==> flow/design.v <==
`timescale 1ns / 1ps
module JC_block(
    input [15:0] jmp_address_pm,
    input [15:0] current_address,
    input [5:0] op,
    input [1:0] flag_ex,
    input interrupt,
    input clk,
    input reset,
    output [15:0] jmp_loc,
    output pc_mux_sel
    );
    wire JV;
    wire JNV;
    wire JZ;
    wire JNZ;
    wire JMP;
    wire RET;
    wire [1:0] flag_mux_1;
    wire [1:0] flag_mux_2;
    reg [1:0] flag_reg;
    wire [15:0] nxt_address;
    wire [15:0] current_address_mux;
    reg [15:0] current_address_reg;
    wire [15:0] jmp_address_mux;
    reg F1;
    reg F2;
    assign JV =  ~op[5] & op[4] & op[3] & op[2] & ~op[1] & ~op[0] ;  
    assign JNV = ~op[5] & op[4] & op[3] & op[2] & ~op[1] & op[0] ;  
    assign JZ =  ~op[5] & op[4] & op[3] & op[2] & op[1] & ~op[0] ;  
    assign JNZ = ~op[5] & op[4] & op[3] & op[2] & op[1] & op[0] ;  
    assign JMP = ~op[5] & op[4] & op[3] & ~op[2] & ~op[1] & ~op[0] ;
    assign RET = ~op[5] & op[4] & ~op[3] & ~op[2] & ~op[1] & ~op[0] ;
    assign flag_mux_1 = (F2) ? flag_ex : flag_reg ;
    assign flag_mux_2 = (RET) ? flag_reg : flag_ex ;
    assign nxt_address = current_address + 1;
    assign current_address_mux = (interrupt)? nxt_address : current_address_reg ;
    assign jmp_address_mux = (F1) ? 'hf0000 : jmp_address_pm;
    assign jmp_loc = (RET) ? current_address_reg : jmp_address_mux ;
    assign pc_mux_sel = ( JV & flag_mux_2[0] ) | ( ~flag_mux_2[0] & JNV ) | ( JZ & flag_mux_2[1] ) | ( ~flag_mux_2[1] & JNZ ) | JMP | RET | F1 ;
    always @(posedge clk ) begin
        if (reset) begin
            flag_reg <= flag_mux_1 ;
            current_address_reg <= current_address_mux ;
            F1 <= interrupt;
            F2 <= interrupt;  
        end
        else begin
            flag_reg <= 0 ;
            current_address_reg <= 0 ;
            F1 <= 0 ;
            F2 <= 0 ;
        end
    end
endmodule  
`timescale 1ns / 1ps
module stall_control_block(
    input [5:0] op,
    input clk,
    input reset,
    output stall,
    output reg stall_pm
    );
    wire HLT;
    wire ld;
    wire JUMP;
    reg ldD0;
    reg jumpD0;
    reg jumpD1;
    assign HLT = op[0] & (~op[1]) & (~op[2]) & (~op[3]) & op[4] & (~op[5]);
    assign ld  = (~op[0]) & (~op[1]) & op[2] & (~op[3]) & op[4] & (~op[5]) & (~ldD0);
    assign JUMP = op[2] & op[3] & op[4] & (~op[5]) &( ~jumpD1);
    assign stall = HLT | ld | JUMP;
    always @(posedge clk)
    begin
			if(reset)begin
					ldD0 <= ld;
					jumpD0 <= JUMP;
					jumpD1 <= jumpD0;
					stall_pm <= stall;
            end
			else begin
					ldD0 <= 0;
					jumpD0 <= 0;
					jumpD1 <= 0;
					stall_pm <= 0;
			end
     end
endmodule
`timescale 1ns / 1ps
module program_memory_block(
    output [31:0] ins,
    output [15:0] current_address,
    input [15:0] jmp_loc,
    input pc_mux_sel,
    input [31:0] pm_rdata,
    input stall,
    input stall_pm,
    input reset,
    input clk
    );
    wire [31:0] PM_out;
    wire [15:0] hold_address_tmp;
    wire [15:0] next_address_tmp;
    wire [31:0] ins_prv_tmp;
	wire [31:0] ins_pm;
    assign PM_out = pm_rdata;
    reg [15:0] hold_address;
    reg [15:0] next_address;
    wire [15:0] CAJ;
    wire [15:0] CAR; 
    reg [31:0] ins_prv;
    assign CAJ = (stall == 1'b0) ? next_address : hold_address;
    assign CAR = (pc_mux_sel == 1'b0) ? CAJ : jmp_loc;
    assign current_address  = (reset == 1'b0) ? 16'b0 : CAR;
    assign ins_pm = (stall_pm == 1'b0) ? PM_out : ins_prv;
    assign ins = (reset == 1'b0) ? 32'b0 : ins_pm;
    assign hold_address_tmp = (reset == 1'b0) ? 16'b0 : current_address;
    assign next_address_tmp = (reset == 1'b0) ? 16'b0 : current_address + 16'b0000000000000001;
    assign ins_prv_tmp = (reset == 1'b0) ? 32'b0 : ins;
    always @ (posedge clk) begin
    if(reset)
       begin
            hold_address <= hold_address_tmp;
            next_address <= next_address_tmp;
            ins_prv <= ins_prv_tmp;
       end
       else begin
            hold_address <= 0;
            next_address <= 0;
            ins_prv <= 0;
       end
    end
endmodule
`timescale 1ns / 1ps
module Register_Bank_Block(
     input [15:0] ans_ex,
    input [15:0] ans_dm,
    input [15:0] ans_wb,
    input [15:0] imm,
    input [4:0] RA,
    input [4:0] RB,
    input [4:0] RW_dm,
    input [1:0] mux_sel_A,
    input [1:0] mux_sel_B,
    input imm_sel,
    input clk,
    output [15:0] A,
    output [15:0] B
    );
reg [15:0] RegBank [31:0];
reg [15:0] AR;
reg [15:0] BR;
wire [15:0] BI;
always @(posedge clk)
begin  
        AR <= RegBank[RA];
        BR <= RegBank[RB];
        RegBank[RW_dm] <= ans_dm;
end
assign A = (mux_sel_A == 2'b00) ? AR :
    (mux_sel_A == 2'b01) ? ans_ex :
    (mux_sel_A == 2'b10) ? ans_dm :
    (mux_sel_A == 2'b11) ? ans_wb : 0 ;
assign BI = (mux_sel_B == 2'b00) ? BR :
    (mux_sel_B == 2'b01) ? ans_ex :
    (mux_sel_B == 2'b10) ? ans_dm :
    (mux_sel_B == 2'b11) ? ans_wb : 0 ;
assign B = (imm_sel == 1'b0) ? BI : imm ;
endmodule
`timescale 1ns / 1ps
module execution_block(input [15:0] A,
                       input [15:0] B,
                       input [15:0] data_in,
                       input [5:0] op_dec,
                       input clk,
                       input reset,
                       output reg [15:0] ans_ex,
                       output reg [15:0] DM_data,
                       output reg [15:0] data_out,
                       output [1:0] flag_ex);
    wire [15:0] ans_tmp;
    wire [15:0] data_out_buff;
    reg [1:0] flag_prv;
    assign {flag_ex[0], ans_tmp} = (op_dec == 6'b000000) ? A + B :   
                                   (op_dec == 6'b000001) ? A + (~B) + 1 :   
                                   (op_dec == 6'b000010) ? {1'b0, B} :   
                                   (op_dec == 6'b000100) ? {1'b0, A & B} :   
                                   (op_dec == 6'b000101) ? {1'b0, A | B} :   
                                   (op_dec == 6'b000110) ? {1'b0, A ^ B} :   
                                   (op_dec == 6'b000111) ? {1'b0, ~B} :   
                                   (op_dec == 6'b001000) ? A + B :   
                                   (op_dec == 6'b001001) ? A + (~B) + 1 :   
                                   (op_dec == 6'b001010) ? {1'b0, B} :   
                                   (op_dec == 6'b001100) ? {1'b0, A & B} :   
                                   (op_dec == 6'b001101) ? {1'b0, A | B} :   
                                   (op_dec == 6'b001110) ? {1'b0, A ^ B} :   
                                   (op_dec == 6'b001111) ? {1'b0, ~B} :   
                                   (op_dec == 6'b010000) ? {1'b0, ans_ex} :   
                                   (op_dec == 6'b010001) ? {1'b0, ans_ex} :   
                                   (op_dec == 6'b010100) ? {1'b0, A} :   
                                   (op_dec == 6'b010101) ? {1'b0, A} :   
                                   (op_dec == 6'b010110) ? {1'b0, data_in} :   
                                   (op_dec == 6'b010111) ? {1'b0, ans_ex} :   
                                   (op_dec == 6'b011000) ? {1'b0, ans_ex} :   
                                   (op_dec == 6'b011001) ? {1'b0, A << B} :   
                                   (op_dec == 6'b011010) ? {1'b0, A >> B} :   
                                   (op_dec == 6'b011011) ? {1'b0, $signed(A) >>> B} :   
                                   (op_dec == 6'b011100) ? {flag_prv[0], ans_ex} :   
                                   (op_dec == 6'b011101) ? {flag_prv[0], ans_ex} :   
                                   (op_dec == 6'b011110) ? {flag_prv[0], ans_ex} :   
                                   (op_dec == 6'b011111) ? {flag_prv[0], ans_ex} :   
                                   {1'b0, 16'b0};   
    assign data_out_buff = (op_dec == 6'b010111) ? A : 0;   
    assign flag_ex[1] = (op_dec >= 6'b011100) ? flag_prv[1]:
                        (op_dec >= 6'b010000 & op_dec != 6'b010111) ? 0:
                         (ans_ex == 0) ? 1'b1 : 0;
    always @(posedge clk) begin
        if (reset) begin
            ans_ex <= ans_tmp;
            data_out <= data_out_buff;
            DM_data <= B;
            flag_prv <= flag_ex;
        end
        else begin
            ans_ex <= 0;
            data_out <= 0;
            DM_data <= 0;
            flag_prv <= 0;
        end
    end
endmodule  
`timescale 1ns / 1ps
module Data_Memory_Block(
    input [15:0] ans_ex,
    input [15:0] DM_data,
    input mem_rw_ex,
    input mem_en_ex,
    input mem_mux_sel_dm,
    input reset,
    input clk,
    output dm_en,
    output dm_we,
    output [15:0] dm_addr,
    output [15:0] dm_wdata,
    input [15:0] dm_rdata,
    output [15:0] ans_dm
    );
reg [15:0] Ex_out;
wire [15:0] DM_out;
assign dm_en = mem_en_ex;
assign dm_we = mem_rw_ex;
assign dm_addr = ans_ex;
assign dm_wdata = DM_data;
assign DM_out = dm_rdata;
always @(posedge clk)
begin
    if(reset)
       begin
            Ex_out <= ans_ex;
       end
       else begin
            Ex_out <= 0;
       end
end
assign ans_dm = (mem_mux_sel_dm == 1'b0)? Ex_out : DM_out;
endmodule
`timescale 1ns / 1ps
module dc_block(
input [31:0]ins,
input clk,
input reset,
output reg [15:0] imm,
output reg[5:0]op_dec,
output [4:0] RW_dm,
output [1:0] mux_sel_A,
output [1:0] mux_sel_B,
output reg imm_sel,
output reg mem_en_ex,
output reg mem_rw_ex,
output reg mem_mux_sel_dm
    );
wire JMP,Cond_J,LD_fb,Imm,ld,ST;
reg ld_dff,st_dff,lower_dff;
assign JMP = (~ins[31] && ins[30] && ins[29] && ~ins[28] && ~ins[27] && ~ins[26]);
assign Cond_J = (~ins[31] && ins[30] && ins[29] && ins[28]);
assign LD_fb = (~ins[31] && ins[30] && ~ins[29] && ins[28] && ~ins[27] && ~ins[26] && ~ld_dff);
assign Imm = (~ins[31] && ~ins[30] && ins[29]);
assign ld = (~ins[31] && ins[30] && ~ins[29] && ins[28] && ~ins[27] && ~ins[26]);
assign ST = (~ins[31] && ins[30] && ~ins[29] && ins[28] && ~ins[27] && ins[26]);
wire [5:0]op_dec_tmp;
wire [14:0]extendand;
wire [14:0]extend;
assign op_dec_tmp = (reset==0?5'b0:ins[31:26]);
wire JCnor,ld_fb_dff_tmp;
reg ld_fb_dff;
assign JCnor = ~(JMP || Cond_J || ld_dff);
assign ld_fb_dff_tmp  = (reset==0?0:ld_fb_dff);
assign extend = (JCnor==0?15'b0:15'b111111111111111);
assign extendand[0] = (extend[0] && ins[11]);    
assign extendand[1] = (extend[1] && ins[12]); 
assign extendand[2] = (extend[2] && ins[13]); 
assign extendand[3] = (extend[3] && ins[14]); 
assign extendand[4] = (extend[4] && ins[15]); 
assign extendand[5] = (extend[5] && ins[16]); 
assign extendand[6] = (extend[6] && ins[17]); 
assign extendand[7] = (extend[7] && ins[18]); 
assign extendand[8] = (extend[8] && ins[19]); 
assign extendand[9] = (extend[9] && ins[20]); 
assign extendand[10] = (extend[10] && ins[21]); 
assign extendand[11] = (extend[11] && ins[22]); 
assign extendand[12] = (extend[12] && ins[23]); 
assign extendand[13] = (extend[13] && ins[24]); 
assign extendand[14] = (extend[14] && ins[25]); 
wire ldand,ld_dff_tmp,st_dff_tmp,lower_dff_tmp;
assign ldand = (ld && ~ld_dff);
assign ld_dff_tmp = (reset==0?0:ldand);
assign st_dff_tmp = (reset==0?0:ST);
assign lower_dff_tmp = (reset==0?0:ins[26]);
wire loweror,lowerand,ldff1_tmp,ldff2_tmp,ldff3_tmp,ldff4_tmp;
reg ldff_2;
assign loweror = (ld_dff || st_dff);
assign lowerand = (loweror && ~lower_dff);
assign ldff1_tmp = (reset==0?0:lower_dff);
assign ldff2_tmp = (reset==0?0:lowerand);
assign ldff3_tmp = (reset==0?0:loweror);
assign ldff4_tmp = (reset==0?0:ldff_2);
wire immdff_tmp;
assign immdff_tmp = (reset==0?0:Imm);
wire [15:0]immreg_tmp;
assign immreg_tmp = (reset==0?0:ins[15:0]);
reg [4:0]r1,r2,r3,r4,r5,r6;
wire [4:0]r1_tmp,r2_tmp,r3_tmp,r4_tmp,r5_tmp,r6_tmp;
assign r1_tmp = (reset==0?0:extendand[9:5]);
assign r2_tmp = (reset==0?0:extendand[14:10]);
assign r3_tmp = (reset==0?0:r2);
assign r4_tmp = (reset==0?0:r3);
assign r5_tmp = (reset==0?0:r4);
assign r6_tmp = (reset==0?0:extendand[4:0]);
assign RW_dm = r4;
wire comp1,comp2,comp3,comp4,comp5,comp6;
wire a1,a2,a3,a4;
assign comp1 = (r1==r3?1:0);
assign comp2 = (r1==r4?1:0);
assign comp3 = (r5==r1?1:0);
assign comp4 = (r3==r6?1:0);
assign comp5 = (r6==r4?1:0);
assign comp6 = (r5==r6?1:0);
assign a1 = (~comp1 && comp2);
assign a2 = (~comp1 && ~comp2 && comp3);
assign a3 = (~comp4 && comp5);
assign a4 = (~comp4 && ~comp5 && comp6);
wire [1:0]enc1,enc2;
assign enc1 = ((1 && (comp1==0) && (a1==0) && (a2==0))==1?2'b00:
                ((1 && (comp1==1) && (a1==0) && (a2==0))==1?2'b01:
					 ( (1 && (comp1==0 || comp1==1) && (a1==1) && (a2==0))==1?2'b10:2'b11)));
assign enc2 = ((1 && (comp4==0) && (a3==0) && (a4==0))==1?2'b00:
                ((1 && (comp4==1) && (a3==0) && (a4==0))==1?2'b01:
					 ( (1 && (comp4==0 || comp4==1) && (a3==1) && (a4==0))==1?2'b10:2'b11)));
assign mux_sel_A = enc1;
assign mux_sel_B = enc2;
always @(posedge clk)
begin
op_dec <= op_dec_tmp;
ld_fb_dff <= ld_fb_dff_tmp;
ld_dff <= ld_dff_tmp;
st_dff <= st_dff_tmp;
lower_dff <= lower_dff_tmp;
mem_rw_ex <= ldff1_tmp;
ldff_2 <= ldff2_tmp;
mem_mux_sel_dm <= ldff4_tmp;
mem_en_ex <= ldff3_tmp;
imm_sel <= immdff_tmp;
imm <= immreg_tmp;
r1 <= r1_tmp;
r2 <= r2_tmp;
r3 <= r3_tmp;
r4 <= r4_tmp;
r5 <= r5_tmp;
r6 <= r6_tmp;
end
endmodule
`timescale 1ns / 1ps
module write_back_block(
    input [15:0] ans_dm,
    input clk,
    input reset,
    output reg [15:0] ans_wb
    );
    always @(posedge clk)
    begin
       if(reset)
       begin
            ans_wb  <= ans_dm;
       end
       else begin
            ans_wb <= 0;
       end
    end
endmodule
`timescale 1ns / 1ps
module MIPS(
    input [15:0] data_in,
    input clk,
    input interrupt,
    input reset,
    output [15:0] data_out,
    output [15:0] pm_addr,
    input [31:0] pm_rdata,
    output dm_en,
    output dm_we,
    output [15:0] dm_addr,
    output [15:0] dm_wdata,
    input [15:0] dm_rdata
    );
wire [31:0] ins;
wire [15:0] A;
wire [15:0] B;
wire [15:0] Current_Address;
wire [15:0] ans_ex;
wire [15:0] ans_dm;
wire [15:0] ans_wb;
wire [1:0] mux_sel_A;
wire [1:0] mux_sel_B;
wire imm_sel;
assign pm_addr = Current_Address;
wire stall,stall_pm,pc_mux_sel;
wire [15:0] jmp_loc;
wire [1:0] flag_ex;
wire [15:0] DM_data;
wire [15:0] imm;
wire [5:0] op_dec;
wire [4:0] RW_dm;
wire mem_en_ex,mem_rw_ex,mem_mux_sel_dm;
JC_block jc(
    .jmp_address_pm(ins[14:0]),
    .current_address(Current_Address),
    .op(ins[31:26]),
    .flag_ex(flag_ex),
    .interrupt(interrupt),
    .clk(clk),
    .reset(reset),
    .jmp_loc(jmp_loc),
    .pc_mux_sel(pc_mux_sel)
    );
stall_control_block sc(
    .op(ins[31:26]),
    .clk(clk),
    .reset(reset),
    .stall(stall),
    .stall_pm(stall_pm)
    );
program_memory_block pm(
    .ins(ins),
    .current_address(Current_Address),
    .jmp_loc(jmp_loc),
    .pc_mux_sel(pc_mux_sel),
    .pm_rdata(pm_rdata),
    .stall(stall),
    .stall_pm(stall_pm),
    .reset(reset),
    .clk(clk)
    );
Register_Bank_Block reg_bank(
    .ans_ex(ans_ex),
    .ans_dm(ans_dm),
    .ans_wb(ans_wb),
    .imm(imm),
    .RA(ins[20:16]),
    .RB(ins[15:11]),
    .RW_dm(RW_dm),
    .mux_sel_A(mux_sel_A),
    .mux_sel_B(mux_sel_B),
    .imm_sel(imm_sel),
    .clk(clk),
    .A(A),
    .B(B)
    );
execution_block ex(
		.A(A),
		.B(B),
      .data_in(data_in),
      .op_dec(op_dec),
      .clk(clk),
      .reset(reset),
      .ans_ex(ans_ex),
      .DM_data(DM_data),
      .data_out(data_out),
      .flag_ex(flag_ex)
		);
Data_Memory_Block dm(
	 .ans_ex(ans_ex),
    .DM_data(DM_data),
    .mem_rw_ex(mem_rw_ex),
    .mem_en_ex(mem_en_ex),
    .mem_mux_sel_dm(mem_mux_sel_dm),
    .reset(reset),
    .clk(clk),
    .dm_en(dm_en),
    .dm_we(dm_we),
    .dm_addr(dm_addr),
    .dm_wdata(dm_wdata),
    .dm_rdata(dm_rdata),
    .ans_dm(ans_dm)
    );
dc_block dc(
	 .ins(ins),
    .clk(clk),
	 .reset(reset),
    .imm(imm),
    .op_dec(op_dec),
    .RW_dm(RW_dm),
    .mux_sel_A(mux_sel_A),
    .mux_sel_B(mux_sel_B),
    .imm_sel(imm_sel),
    .mem_en_ex(mem_en_ex),
    .mem_rw_ex(mem_rw_ex),
    .mem_mux_sel_dm(mem_mux_sel_dm)
    );
write_back_block wb(
    .ans_dm(ans_dm),
    .clk(clk),
    .reset(reset),
    .ans_wb(ans_wb)
    );
endmodule
== From RTL to reports: MIPS ==
The steps from the RTL of MIPS to its reports follow in flow order.
Lines are those of the file above, counted from 1.
Operators carry their Yosys type and port widths (W data, S select, Z words).
A cell with -- has no value.
Inputs
  top: MIPS
  clock input: clk
  cell library: sky130hd
  corner: tt_025C_1v80

== Elaborated design ==
Source: Yosys, flattened and elaborated, memories not mapped. Widths are those after wreduce. Print and check cells do not count.
Memory sizes are those after Yosys's memory passes, which may raise the word count (mostly to a power of two), join words into wider ones and drop unused or constant bits.
Operators by class
  $add $sub $neg: 5
  $lt $le $gt $ge: 2
  eq/ne operators: 54
  shifts and indexed selects: 3
  multiplexer cells: 62
  bitwise logic cells: 69
  reductions and logical operators: 59
Operators by type and width (count)
  $mux W17: 28
  $mux W16: 14
  $logic_and A32 B1 Y1 const A: 4
  $ne A21 B1 Y1 const B: 4
  $eq A6 B5 Y1 const B: 14
  $mux W32: 2
  $logic_and A1 B1 Y1: 46
  $eq A6 B4 Y1 const B: 7
  $and A1 B1 Y1: 36
  $ne A18 B1 Y1 const B: 2
  $add A16 B1 Y16 const B: 2
  $ne A15 B1 Y1 const B: 2
  $eq A5 B5 Y1: 6
  $mux W15: 2
  $eq A6 B3 Y1 const B: 4
  $not A1 Y1: 20
  $add A16 B16 Y17: 1
  $add A16 B17 Y17: 1
  $not A16 Y17: 1
  $add A17 B1 Y17 const B: 1
  $and A16 B16 Y16: 1
  $or A16 B16 Y16: 1
  $xor A16 B16 Y16: 1
  $shl A16 B16 Y16: 1
  $shr A16 B16 Y16: 1
  $sshr A16 B16 Y16: 1
  $not A16 Y16: 1
  $logic_not A16 Y1: 1
Not listed: further kinds 15, cells in them 49.
Storage and ports
  bits in registers: 229
  memory bits (writable): 512
  word width x clocked read ports: 32
  memories kept: 1
  input bits: 67
  output and inout bits: 66
  word-level cells: 287
Memory list
  reg_bank.RegBank: words 32, bits a word 16, rd ports 2, write ports 1, line 151  | reg [15:0] RegBank [31:0];

== Logic depth ==
Yosys ltp: most cells in a row. Word level: on the elaborated netlist, between registers, memories and ports. Mapped: between sequential cells and ports; inverters and the memories' decode and read muxes count.
Logic depth
  depth in word-level cells: 54
  ABC_AREA: 0
  mapped depth: 34

== After synthesis ==
Yosys stat after the flow's synthesis: flattened, memories mapped to cells. It holds for the ABC_AREA given above (unset counts as 0); a run with the other value may have another netlist.
The area totals of this step are shown rounded.
Cell types
  sky130_fd_sc_hd__edfxtp_1: count 512, area in all 1.54E+04 sq um
  sky130_fd_sc_hd__dfxtp_1: count 237, area in all 4744.55 sq um
  sky130_fd_sc_hd__nand2_1: count 818, area in all 3.07E+03 sq um
  sky130_fd_sc_hd__mux4_2: count 128, area in all 2.88E+03 sq um
  sky130_fd_sc_hd__nand3_1: count 259, area in all 1.3E+03 sq um
  sky130_fd_sc_hd__a311oi_1: count 132, area in all 1.16E+03 sq um
  sky130_fd_sc_hd__nor2_1: count 263, area in all 987.197 sq um
  sky130_fd_sc_hd__mux2i_1: count 89, area in all 890.854 sq um
  sky130_fd_sc_hd__clkbuf_1: count 205, area in all 769.488 sq um
  sky130_fd_sc_hd__a21oi_1: count 147, area in all 735.706 sq um
  sky130_fd_sc_hd__o21ai_0: count 134, area in all 670.643 sq um
  sky130_fd_sc_hd__ha_1: count 49, area in all 613.088 sq um
  sky130_fd_sc_hd__and3_1: count 78, area in all 487.968 sq um
  sky130_fd_sc_hd__mux2_2: count 43, area in all 484.214 sq um
  sky130_fd_sc_hd__xnor2_1: count 50, area in all 437.92 sq um
  sky130_fd_sc_hd__and2_1: count 58, area in all 362.848 sq um
  sky130_fd_sc_hd__nor3_1: count 65, area in all 325.312 sq um
  sky130_fd_sc_hd__inv_1: count 85, area in all 319.056 sq um
Not listed: further types 80, cells in them 665.
Synthesis totals
  standard cells after synthesis: 4017
  cell area after synthesis: 40000 sq um
  mapped flip-flops: 749
The figures by module come from a second, unflattened synthesis with its own total; it is not the netlist above.
Second synthesis, totals
  cell total of the unflattened synthesis: 3672
  area total of the unflattened synthesis: 42000 sq um
Rows give one instance, submodules left out.
Modules
  Register_Bank_Block: times used 1, cells 1788, area 26000 sq um
  execution_block: times used 1, cells 1119, area 8000 sq um
  program_memory_block: times used 1, cells 294, area 3200 sq um
  dc_block: times used 1, cells 177, area 2000 sq um
  JC_block: times used 1, cells 159, area 1200 sq um
  Data_Memory_Block: times used 1, cells 85, area 930 sq um
  write_back_block: times used 1, cells 33, area 450 sq um
  stall_control_block: times used 1, cells 16, area 180 sq um
  MIPS: times used 1, cells 1, area 3.8 sq um

== Path before layout ==
Path of least setup slack by OpenSTA after synthesis, without wires, with an ideal clock, recovery checks aside; 20% of the period is set as input and as output delay. Where synthesis merged equal registers, the netlist keeps one of their names.
Timing path after synthesis
  path type: input to output
  from: in dm_rdata[0]
  to: out pm_addr[1]
  period: 12.0 ns
  input delay: 2.400 ns
  time at the first pin: 2.400 ns
  arrival time: 7.298 ns
  required time: 9.600 ns
  path slack: 2.302 ns
  delay of the path: 4.898 ns
  stages on the path: 23
  path buffers: 5
  synthesis period reached: 9.698 ns
"delay of the path" is the arrival time less input delay plus setup time.
At an output port there is no setup time.
"stages on the path" counts driving pins, that of a launching flip-flop among them; a cell with two outputs on the path counts twice.
"synthesis period reached" = period - worst setup slack (recovery checks aside). The figure is calculated, with input and output delays left at 20% of the set period.
The rows between start and end are the longest chain of elaborated cells between them; the timing report does not say that the signal goes this way. Where chains are equally long, one stands for them.
Each line given opens the expression or statement behind the cell; cells for indexed reads and writes are added by Yosys, which also makes memories of some case tables.
Between the ends, after synthesis
  path through: sky130_fd_sc_hd__mux2_2 sky130_fd_sc_hd__or3_1 sky130_fd_sc_hd__a21oi_1 sky130_fd_sc_hd__o31a_1 sky130_fd_sc_hd__buf_6 sky130_fd_sc_hd__clkinv_2 sky130_fd_sc_hd__buf_2 sky130_fd_sc_hd__ha_1 sky130_fd_sc_hd__inv_1 sky130_fd_sc_hd__fa_1 sky130_fd_sc_hd__o21bai_1 sky130_fd_sc_hd__a21oi_2 sky130_fd_sc_hd__o21ai_1 sky130_fd_sc_hd__a21oi_2 sky130_fd_sc_hd__a31oi_1 sky130_fd_sc_hd__or3_1 sky130_fd_sc_hd__a221o_1 sky130_fd_sc_hd__o21a_1 sky130_fd_sc_hd__o21a_4 sky130_fd_sc_hd__buf_6 sky130_fd_sc_hd__buf_6 sky130_fd_sc_hd__clkbuf_1 sky130_fd_sc_hd__a211oi_1
  length of the longest elaborated chain: 28
  elaborated cells between the ends (all ways): 33
  classes of those cells: add/sub (3); mux (20); logic (10)
RTL lines, path after synthesis
  start: declaration: line 414  | input [15:0] dm_rdata
  $mux W16: line 266  | assign ans_dm = (mem_mux_sel_dm == 1'b0)? Ex_out : DM_out;
  $mux W16: line 167  | (mux_sel_B == 2'b10) ? ans_dm :
  $mux W16: line 166  | (mux_sel_B == 2'b01) ? ans_ex :
  $mux W16: line 165  | assign BI = (mux_sel_B == 2'b00) ? BR :
  $mux W16: line 169  | assign B = (imm_sel == 1'b0) ? BI : imm ;
  $not A16 Y17: line 193  | (op_dec == 6'b001001) ? A + (~B) + 1 :
  $add A16 B17 Y17: line 193
  (+9 left out)
  $mux W17: line 185  | assign {flag_ex[0], ans_tmp} = (op_dec == 6'b000000) ? A + B :
  $mux W2: line 35  | assign flag_mux_2 = (RET) ? flag_reg : flag_ex ;
  $not A1 Y1: line 40  | assign pc_mux_sel = ( JV & flag_mux_2[0] ) | ( ~flag_mux_2[0] & JNV ) | ( JZ & flag_mux_2[1] ) | ( ~flag_mux_2 ...
  $and A1 B1 Y1: line 40
  $or A1 B1 Y1 (6 in a row): line 40
  $mux W16: line 114  | assign CAR = (pc_mux_sel == 1'b0) ? CAJ : jmp_loc;
  $mux W16: line 115  | assign current_address  = (reset == 1'b0) ? 16'b0 : CAR;
  end: declaration: line 408  | output [15:0] pm_addr,
Nets of the timed path that keep an RTL name, with a line that drives or declares them; the list need not be complete.
Nets with RTL names, path after synthesis (line)
  B[0]: 169

== Worst path after layout ==
From the final timing report of job 1: the path of least setup slack in the routed layout; clock arrival at registers is part of the times.
Timing path after layout
  path type: input to output
  from: in dm_rdata[14]
  to: out pm_addr[0]
  period: 6.41 ns
  input delay: 1.28 ns
  time at the first pin: 1.28 ns
  arrival time: 6.29 ns
  required time: 5.13 ns
  path slack: -1.17 ns
  stages on the path: 21
  path buffers: 6
The rows between start and end are the longest chain of elaborated cells between them; the timing report does not say that the signal goes this way. Where chains are equally long, one stands for them.
Between the ends, after layout
  path through: sky130_fd_sc_hd__clkdlybuf4s50_1 sky130_fd_sc_hd__mux2i_1 sky130_fd_sc_hd__o221ai_1 sky130_fd_sc_hd__a221oi_2 sky130_fd_sc_hd__nor2b_1 sky130_fd_sc_hd__buf_4 sky130_fd_sc_hd__ha_1 sky130_fd_sc_hd__nor2b_4 sky130_fd_sc_hd__nand2_1 sky130_fd_sc_hd__o211ai_1 sky130_fd_sc_hd__a31oi_2 sky130_fd_sc_hd__or3_1 sky130_fd_sc_hd__a221o_1 sky130_fd_sc_hd__a41oi_4 sky130_fd_sc_hd__buf_12 sky130_fd_sc_hd__buf_6 sky130_fd_sc_hd__o21a_4 sky130_fd_sc_hd__buf_4 sky130_fd_sc_hd__a21oi_2 sky130_fd_sc_hd__and2_4 sky130_fd_sc_hd__buf_6
  length of the longest elaborated chain: 28
  elaborated cells between the ends (all ways): 33
  classes of those cells: add/sub (3); mux (20); logic (10)
RTL lines, path after layout
  start: declaration: line 414  | input [15:0] dm_rdata
  $mux W16: line 266  | assign ans_dm = (mem_mux_sel_dm == 1'b0)? Ex_out : DM_out;
  $mux W16: line 167  | (mux_sel_B == 2'b10) ? ans_dm :
  $mux W16: line 166  | (mux_sel_B == 2'b01) ? ans_ex :
  $mux W16: line 165  | assign BI = (mux_sel_B == 2'b00) ? BR :
  $mux W16: line 169  | assign B = (imm_sel == 1'b0) ? BI : imm ;
  $not A16 Y17: line 193  | (op_dec == 6'b001001) ? A + (~B) + 1 :
  $add A16 B17 Y17: line 193
  (+9 left out)
  $mux W17: line 185  | assign {flag_ex[0], ans_tmp} = (op_dec == 6'b000000) ? A + B :
  $mux W2: line 35  | assign flag_mux_2 = (RET) ? flag_reg : flag_ex ;
  $not A1 Y1: line 40  | assign pc_mux_sel = ( JV & flag_mux_2[0] ) | ( ~flag_mux_2[0] & JNV ) | ( JZ & flag_mux_2[1] ) | ( ~flag_mux_2 ...
  $and A1 B1 Y1: line 40
  $or A1 B1 Y1 (6 in a row): line 40
  $mux W16: line 114  | assign CAR = (pc_mux_sel == 1'b0) ? CAJ : jmp_loc;
  $mux W16: line 115  | assign current_address  = (reset == 1'b0) ? 16'b0 : CAR;
  end: declaration: line 408  | output [15:0] pm_addr,
Nets of the timed path that keep an RTL name, with a line that drives or declares them; the list need not be complete.
Nets with RTL names, path after layout (line)
  B[14]: 169

Below are 5 stored runs of the flow (Yosys, OpenROAD; platform sky130hd) on MIPS, each with its settings and what was measured, unordered. Constraints: input delay and output delay 20% of the set period each, output load 0.01 pF.
"clock period reached" is the run's clock period less its worst setup slack. It is reckoned from that one timing run; input and output delays stay at 20% of the period that was set.
"critical setup path time" means the part of the period allowed to the worst setup path (the constraints hold back 20% at inputs and 20% at outputs) less its slack; where the path has registers, the arrival times of their clocks count too.
"total power of the final layout" rests on the timing tool's default activity at the inputs, not on a simulated workload.
Results are given in rounded form.

==> job 1: settings <==
{ "CAP_MARGIN": 40, "CELL_PAD_IN_SITES_DETAIL_PLACEMENT": 1, "CELL_PAD_IN_SITES_GLOBAL_PLACEMENT": 2, "CORE_UTILIZATION": 22, "CTS_CLUSTER_DIAMETER": 205, "GPL_ROUTABILITY_DRIVEN": 0, "GPL_TIMING_DRIVEN": 1, "PLACE_DENSITY": 0.92, "period_ns": 6.41, "CORE_MARGIN": 2, "SLEW_MARGIN": 20 }
==> job 1: results <==
utilization: 28%
netlist area reported by Yosys: 40000 sq um
clock period reached: 7.576 ns
total die area: 190000 sq um
final worst hold slack: 0.41 ns
critical setup path time: 5.01 ns
class of the worst setup path: input to output
total power of the final layout: 16 mW
smallest setup slack: -1.2 ns

==> job 2: settings <==
{ "ABC_AREA": 0, "CAP_MARGIN": 35, "CELL_PAD_IN_SITES_DETAIL_PLACEMENT": 2, "CORE_MARGIN": 5, "CTS_CLUSTER_DIAMETER": 391, "CTS_CLUSTER_SIZE": 52, "GPL_ROUTABILITY_DRIVEN": 1, "GPL_TIMING_DRIVEN": 0, "MAX_ROUTING_LAYER": "met4", "MIN_ROUTING_LAYER": "met2", "PLACE_DENSITY_LB_ADDON": 0.13, "SETUP_SLACK_MARGIN": 1.47, "period_ns": 9.21, "CORE_UTILIZATION": 40, "SLEW_MARGIN": 20 }
==> job 2: results <==
no final report: routing broke off with GRT-0116

==> job 3: settings <==
{ "ABC_AREA": 1, "CAP_MARGIN": 30, "CELL_PAD_IN_SITES_DETAIL_PLACEMENT": 2, "CORE_MARGIN": 4, "CTS_CLUSTER_DIAMETER": 391, "CTS_CLUSTER_SIZE": 52, "GPL_ROUTABILITY_DRIVEN": 0, "GPL_TIMING_DRIVEN": 0, "MAX_ROUTING_LAYER": "met4", "MIN_ROUTING_LAYER": "met2", "PLACE_DENSITY_LB_ADDON": 0.13, "SETUP_SLACK_MARGIN": 3.16, "period_ns": 12.0, "CORE_UTILIZATION": 40, "SLEW_MARGIN": 20 }
==> job 3: results <==
no final report: routing broke off with GRT-0116

==> job 4: settings <==
{ "CELL_PAD_IN_SITES_DETAIL_PLACEMENT": 2, "CTS_CLUSTER_DIAMETER": 391, "MAX_ROUTING_LAYER": "met4", "period_ns": 12.0, "CAP_MARGIN": 20, "CORE_MARGIN": 2, "CORE_UTILIZATION": 40, "SLEW_MARGIN": 20 }
==> job 4: results <==
netlist area reported by Yosys: 40000 sq um
critical setup path time: 7.00 ns
class of the worst setup path: input to output
total power of the final layout: 8.4 mW
utilization: 47%
clock period reached: 11.796 ns
total die area: 100000 sq um
smallest setup slack: 0.20 ns
final worst hold slack: 0.42 ns

==> job 5: settings <==
{ "ABC_AREA": 1, "CAP_MARGIN": 35, "CELL_PAD_IN_SITES_DETAIL_PLACEMENT": 1, "CELL_PAD_IN_SITES_GLOBAL_PLACEMENT": 3, "CORE_ASPECT_RATIO": 1.13, "CORE_MARGIN": 10, "CORE_UTILIZATION": 23, "CTS_CLUSTER_DIAMETER": 205, "GPL_ROUTABILITY_DRIVEN": 1, "GPL_TIMING_DRIVEN": 0, "HOLD_SLACK_MARGIN": 0.26, "MAX_ROUTING_LAYER": "met4", "MIN_ROUTING_LAYER": "met2", "TNS_END_PERCENT": 70, "period_ns": 11.7, "SLEW_MARGIN": 20 }
==> job 5: results <==
critical setup path time: 6.71 ns
class of the worst setup path: input to output
final worst hold slack: 0.41 ns
smallest setup slack: 0.31 ns
total die area: 190000 sq um
clock period reached: 11.388 ns
netlist area reported by Yosys: 41000 sq um
total power of the final layout: 9.2 mW
utilization: 28%
